==> flow/design.v <==
module CRC(
input           clk,         
input           rst_n,       
input  [23:0]   Din,         
input           valid,       
input  [15:0]   size,        
output [14:0]   checksum,    
output          done         
);
reg [5:0] shift_count;       
reg [5:0] limit;             
wire [1:0] extra;            
wire [4:0] offset;           
wire finish;                 
reg [15:0] crc;                                    
localparam [15:0] polynomial = 16'b1100010110011001;      
reg CS, NS;
parameter IDLE = 1'b0, FIND = 1'b1;
always @(posedge clk or negedge rst_n)
begin
 if(~rst_n)
  CS <= IDLE;
 else CS <= NS;
end
always @(posedge clk)
begin
 case(CS)
  IDLE:
  begin
   crc <= (valid) ? (Din >> offset) : 16'hffff;             
   shift_count <= 0;
  end
  FIND:
  begin
  if(crc[15] == 1'b0)                                              
  begin                                                            
   if(shift_count < offset)                                        
    crc <= {crc[14:0],Din[offset - (shift_count + 6'd1)]};            
   else crc <= crc << 1;
   shift_count <= shift_count + 6'd1;
  end
  else crc <= crc ^ polynomial;                                    
  end
 endcase
end
always @(*)
begin
 limit = 6'd15 + offset;
 case(CS)
  IDLE:
  begin
   if(valid)
    NS = FIND;
   else NS = IDLE;
  end
  FIND:
  begin
   if(finish)
    NS = IDLE;
   else NS = FIND;
  end
  default: NS = IDLE;
 endcase
end
assign extra = size[2:0] - 3'd2;
assign offset = {extra, 3'b000};
assign finish = ((shift_count == limit) && (crc[15] == 1'b0)) ? 1'b1 : 1'b0;
assign done = (CS == FIND) && finish;
assign checksum = crc[14:0];
endmodule
# Reports on CRC

What the tools print for CRC, step after step.
Line numbers count from 1 in the design file above.
Operators carry their Yosys type and port widths (W data, S select, Z words).
Library cell names are shortened.
A cell with - has no value.

Top: CRC
Clock input: clk
Cell library: sky130hd
Library corner: tt_025C_1v80

# Word level

Source: Yosys, flattened and elaborated, memories not mapped. Widths are those after wreduce. Registers that Yosys merges into a memory's read port (data or address) are not register bits. Print and check cells do not count. Equal cells are merged and count once.

Output and inout port bits: 16
Register bits after elaboration: 23
Word-level cells: 28

Bitwise gates (word level): 3
Shift-type cells: 2
Reduce/logical cells: 2
$add $sub $neg: 4
Mux-type cells: 10
Equal/unequal tests: 2
Order comparisons: 1

Operators by type and width:

| kind                  | number |
| $pmux W16 S2          | 1 |
| $mux W16              | 2 |
| $shr A24 B5 Y16       | 1 |
| $shiftx A24 B6 Y1     | 1 |
| $pmux W6 S2           | 1 |
| $not A8 Y8            | 1 |
| $add A4 B5 Y6 const A | 1 |
| $sub A5 B6 Y6         | 1 |
| $add A6 B1 Y6 const B | 1 |
| $lt A6 B5 Y1          | 1 |
| $eq A6 B6 Y1          | 1 |
| $mux W6               | 1 |
| $mux W1               | 4 |
| $logic_and A1 B1 Y1   | 2 |
| $not A1 Y1            | 2 |
| $sub A2 B2 Y2 const B | 1 |
| $ne A2 B2 Y1 const B  | 1 |
| $pmux W1 S2           | 1 |

# Logic depth

Depth = most cells in a row (Yosys ltp): at word level without a register or memory, in the mapped netlist without a sequential cell, where the memories' decode and read muxes count.

Depth in word-level cells: 7
ABC_AREA: 0
Depth in mapped cells: 9

# Netlist

The flow's flattened synthesis, as Yosys stat reports it; memories are mapped. The netlist is that of the ABC_AREA named above (0 if unset); the other value can give another one.

Cells by type:

| cell     | number | area in all (µm²) |
| edfxtp_1 | 14     | 420.403 |
| dfxtp_1  | 8      | 160.154 |
| mux2i_1  | 14     | 140.134 |
| buf_4    | 15     | 112.608 |
| mux4_2   | 5      | 112.608 |
| a21oi_1  | 13     | 65.062 |
| nand2_1  | 17     | 63.811 |
| ha_1     | 5      | 62.56 |
| a311oi_1 | 7      | 61.309 |
| nor2_1   | 12     | 45.043 |
| o21ai_0  | 9      | 45.043 |
| nor2b_1  | 6      | 37.536 |
| o21a_1   | 5      | 37.536 |
| nand3_1  | 7      | 35.034 |
| xnor2_1  | 4      | 35.034 |
| xor2_1   | 4      | 35.034 |
| mux2_2   | 3      | 33.782 |
| clkbuf_1 | 8      | 30.029 |

Other cell types: 22; their cells: 37.

Buffer cells: 29
Cells in the netlist: 193
Chip area (Yosys): 1813.0 µm²
Flip-flops: 23

# Worst setup path after synthesis

Path of least setup slack by OpenSTA after synthesis, without wires, with an ideal clock, recovery checks aside; 20% of the period is set as input and as output delay. Where synthesis merged equal registers, the netlist keeps one of their names.

Path kind: input to output
Start: input size[1]
End: output done
Required time: 4.400 ns
Slack: 2.091 ns
Path buffers: 1
Clock period: 5.5 ns
Path delay: 1.209 ns
Data arrival time: 2.309 ns
Time at the first pin: 1.100 ns
Driving pins on the path: 5
Synthesis period reached: 3.409 ns

"path delay" = arrival - input delay + setup time.
A path that ends at an output port has no setup time.
"driving pins on the path": output pins that drive a net of the path, with the launching flip-flop's if there is one; two outputs of one cell count as two.
"synthesis period reached" = period - worst setup slack (recovery checks aside). The figure is calculated, with input and output delays left at 20% of the set period.
The rows between start and end are the longest chain of elaborated cells between them; the timing report does not say that the signal goes this way. Where chains are equally long, one stands for them.
A line is the first line of the expression or statement that the cell stems from. Yosys adds cells for indexed reads and writes and turns some case tables into memories.

Path through: buf_2 > inv_2 > ha_1 > xor2_1 > nor4_1
Cells in the longest elaborated chain: 6
Elaborated cells on any way between the ends: 6
RTL lines with such cells: 4

Ends and longest elaborated chain, after synthesis:

| item                | RTL line | RTL |
| start: declaration  | 6        | `input  [15:0]   size,` |
| $sub A2 B2 Y2       | 65       | `assign extra = size[2:0] - 3'd2;` |
| $add A4 B5 Y6       | 48       | `limit = 6'd15 + offset;` |
| $eq A6 B6 Y1        | 67       | `assign finish = ((shift_count == limit) && (crc[15] == 1'b0)) ? 1'b1 : 1'b0;` |
| $logic_and A1 B1 Y1 | 67       |  |
| $mux W1             | 67       |  |
| $logic_and A1 B1 Y1 | 68       | `assign done = (CS == FIND) && finish;` |
| end: declaration    | 8        | `output          done` |

# Worst path after layout

From the final timing report of run A: the path of least setup slack in the routed layout; clock arrival at registers is part of the times.

Path kind: input to output
Start: input size[1]
End: output done
Clock period: 5.5 ns
Required time: 4.40 ns
Time at the first pin: 1.10 ns
Slack: 1.12 ns
Driving pins on the path: 7
Path buffers: 3
Data arrival time: 3.28 ns

The rows between start and end are the longest chain of elaborated cells between them; the timing report does not say that the signal goes this way. Where chains are equally long, one stands for them.

Path through: clkdlybuf4s50_1 > buf_6 > inv_2 > ha_1 > xor2_1 > nor4_2 > clkdlybuf4s50_1
Cells in the longest elaborated chain: 6
Elaborated cells on any way between the ends: 6
RTL lines with such cells: 4

Ends and longest elaborated chain, after layout:

| item                | RTL line | RTL |
| start: declaration  | 6        | `input  [15:0]   size,` |
| $sub A2 B2 Y2       | 65       | `assign extra = size[2:0] - 3'd2;` |
| $add A4 B5 Y6       | 48       | `limit = 6'd15 + offset;` |
| $eq A6 B6 Y1        | 67       | `assign finish = ((shift_count == limit) && (crc[15] == 1'b0)) ? 1'b1 : 1'b0;` |
| $logic_and A1 B1 Y1 | 67       |  |
| $mux W1             | 67       |  |
| $logic_and A1 B1 Y1 | 68       | `assign done = (CS == FIND) && finish;` |
| end: declaration    | 8        | `output          done` |

Add stored flow runs of CRC

Top module CRC; platform sky130hd; tools Yosys and OpenROAD; 4 stored runs in no particular order. Input and output delays are each 20% of the period that was set; the output load is 0.01 pF.
"achieved period": clock period set for the run, less the worst setup slack. It is reckoned from that one timing run; input and output delays stay at 20% of the period that was set.
"critical path time": the worst setup path's part of the clock period (all of it between registers, 20% less for each end at a port) less its slack. A launch clock that arrives late makes it longer, a capture clock that arrives late makes it shorter.
"total design power": no workload was simulated; the value follows from the tool's default switching activity.

## Run A

==> flow/run.sh <==
#!/bin/bash
# the make line also repeats the synthesis and layout settings of config.mk as NAME=value (left out here)
make -C /OpenROAD-flow-scripts/flow DESIGN_CONFIG=/design/flow/config.mk WORK_HOME=/design/flow/orfs CLKGATE_MAP_FILE= finish
==> flow/config.mk <==
export PLATFORM = sky130hd
export DESIGN_NAME = CRC
export DESIGN_NICKNAME = CRC
export VERILOG_FILES = /design/flow/design.v
export SDC_FILE = /design/flow/constraint.sdc
export NUM_CORES = 4
export LEC_CHECK = 0
export ABC_AREA = 0
export CAP_MARGIN = 20
export CELL_PAD_IN_SITES_GLOBAL_PLACEMENT = 2
export CORE_MARGIN = 7
export CORE_UTILIZATION = 42
export CTS_CLUSTER_SIZE = 35
export GPL_ROUTABILITY_DRIVEN = 0
export MAX_ROUTING_LAYER = met4
export MIN_ROUTING_LAYER = met2
export PLACE_DENSITY_LB_ADDON = 0.2
export SETUP_SLACK_MARGIN = 0.96
export SLEW_MARGIN = 0
==> flow/constraint.sdc <==
create_clock -name core_clock -period 5.5 [get_ports {clk}]
set_input_delay 1.1000 -clock core_clock [delete_from_list [all_inputs] [get_ports {clk}]]
set_output_delay 1.1000 -clock core_clock [all_outputs]
set_load 0.01 [all_outputs]

| result of run A | value |
|---|---|
| final design utilization | 0.54 |
| full die area | 6352.1 µm² |
| achieved period | 4.380 ns |
| critical path time | 2.18 ns |
| critical path kind | input to output |
| smallest setup slack | 1.120 ns |
| mapped cell area after synthesis | 1813.0 µm² |
| total design power | 1.212 mW |

## Run B

==> flow/run.sh <==
#!/bin/bash
# the make line also repeats the synthesis and layout settings of config.mk as NAME=value (left out here)
make -C /OpenROAD-flow-scripts/flow DESIGN_CONFIG=/design/flow/config.mk WORK_HOME=/design/flow/orfs CLKGATE_MAP_FILE= finish
==> flow/config.mk <==
export PLATFORM = sky130hd
export DESIGN_NAME = CRC
export DESIGN_NICKNAME = CRC
export VERILOG_FILES = /design/flow/design.v
export SDC_FILE = /design/flow/constraint.sdc
export NUM_CORES = 4
export LEC_CHECK = 0
export ABC_AREA = 1
export CAP_MARGIN = 20
export CELL_PAD_IN_SITES_GLOBAL_PLACEMENT = 2
export CORE_MARGIN = 7
export CORE_UTILIZATION = 42
export CTS_CLUSTER_SIZE = 35
export GPL_ROUTABILITY_DRIVEN = 1
export MAX_ROUTING_LAYER = met4
export MIN_ROUTING_LAYER = met2
export PLACE_DENSITY_LB_ADDON = 0.1
export SETUP_SLACK_MARGIN = 0.96
export SLEW_MARGIN = 25
==> flow/constraint.sdc <==
create_clock -name core_clock -period 5.5 [get_ports {clk}]
set_input_delay 1.1000 -clock core_clock [delete_from_list [all_inputs] [get_ports {clk}]]
set_output_delay 1.1000 -clock core_clock [all_outputs]
set_load 0.01 [all_outputs]

| result of run B | value |
|---|---|
| final design utilization | 0.525 |
| full die area | 6543.2 µm² |
| achieved period | 4.318 ns |
| critical path time | 2.12 ns |
| critical path kind | input to output |
| smallest setup slack | 1.182 ns |
| mapped cell area after synthesis | 1879.3 µm² |
| total design power | 1.353 mW |

## Run C

==> flow/run.sh <==
#!/bin/bash
# the make line also repeats the synthesis and layout settings of config.mk as NAME=value (left out here)
make -C /OpenROAD-flow-scripts/flow DESIGN_CONFIG=/design/flow/config.mk WORK_HOME=/design/flow/orfs CLKGATE_MAP_FILE= finish
==> flow/config.mk <==
export PLATFORM = sky130hd
export DESIGN_NAME = CRC
export DESIGN_NICKNAME = CRC
export VERILOG_FILES = /design/flow/design.v
export SDC_FILE = /design/flow/constraint.sdc
export NUM_CORES = 4
export LEC_CHECK = 0
export ABC_AREA = 1
export CAP_MARGIN = 20
export CORE_MARGIN = 8
export CORE_UTILIZATION = 39
export CTS_CLUSTER_SIZE = 38
export GPL_TIMING_DRIVEN = 1
export MAX_ROUTING_LAYER = met4
export MIN_ROUTING_LAYER = met2
export PLACE_DENSITY_LB_ADDON = 0.21
export SLEW_MARGIN = 40
export TNS_END_PERCENT = 95
==> flow/constraint.sdc <==
create_clock -name core_clock -period 6.63 [get_ports {clk}]
set_input_delay 1.3260 -clock core_clock [delete_from_list [all_inputs] [get_ports {clk}]]
set_output_delay 1.3260 -clock core_clock [all_outputs]
set_load 0.01 [all_outputs]

| result of run C | value |
|---|---|
| final design utilization | 0.481 |
| full die area | 7295.7 µm² |
| achieved period | 4.956 ns |
| critical path time | 2.30 ns |
| critical path kind | input to output |
| smallest setup slack | 1.674 ns |
| mapped cell area after synthesis | 1879.3 µm² |
| total design power | 1.120 mW |

## Run D

==> flow/run.sh <==
#!/bin/bash
# the make line also repeats the synthesis and layout settings of config.mk as NAME=value (left out here)
make -C /OpenROAD-flow-scripts/flow DESIGN_CONFIG=/design/flow/config.mk WORK_HOME=/design/flow/orfs CLKGATE_MAP_FILE= finish
==> flow/config.mk <==
export PLATFORM = sky130hd
export DESIGN_NAME = CRC
export DESIGN_NICKNAME = CRC
export VERILOG_FILES = /design/flow/design.v
export SDC_FILE = /design/flow/constraint.sdc
export NUM_CORES = 4
export LEC_CHECK = 0
export CAP_MARGIN = 20
export CORE_MARGIN = 2
export CORE_UTILIZATION = 44
export GPL_ROUTABILITY_DRIVEN = 1
export PLACE_DENSITY_LB_ADDON = 0.2
export SLEW_MARGIN = 20
export TNS_END_PERCENT = 70
==> flow/constraint.sdc <==
create_clock -name core_clock -period 6.44 [get_ports {clk}]
set_input_delay 1.2880 -clock core_clock [delete_from_list [all_inputs] [get_ports {clk}]]
set_output_delay 1.2880 -clock core_clock [all_outputs]
set_load 0.01 [all_outputs]

| result of run D | value |
|---|---|
| final design utilization | 0.554 |
| full die area | 4649.9 µm² |
| achieved period | 4.825 ns |
| critical path time | 2.25 ns |
| critical path kind | input to output |
| smallest setup slack | 1.615 ns |
| mapped cell area after synthesis | 1813.0 µm² |
| total design power | 1.005 mW |
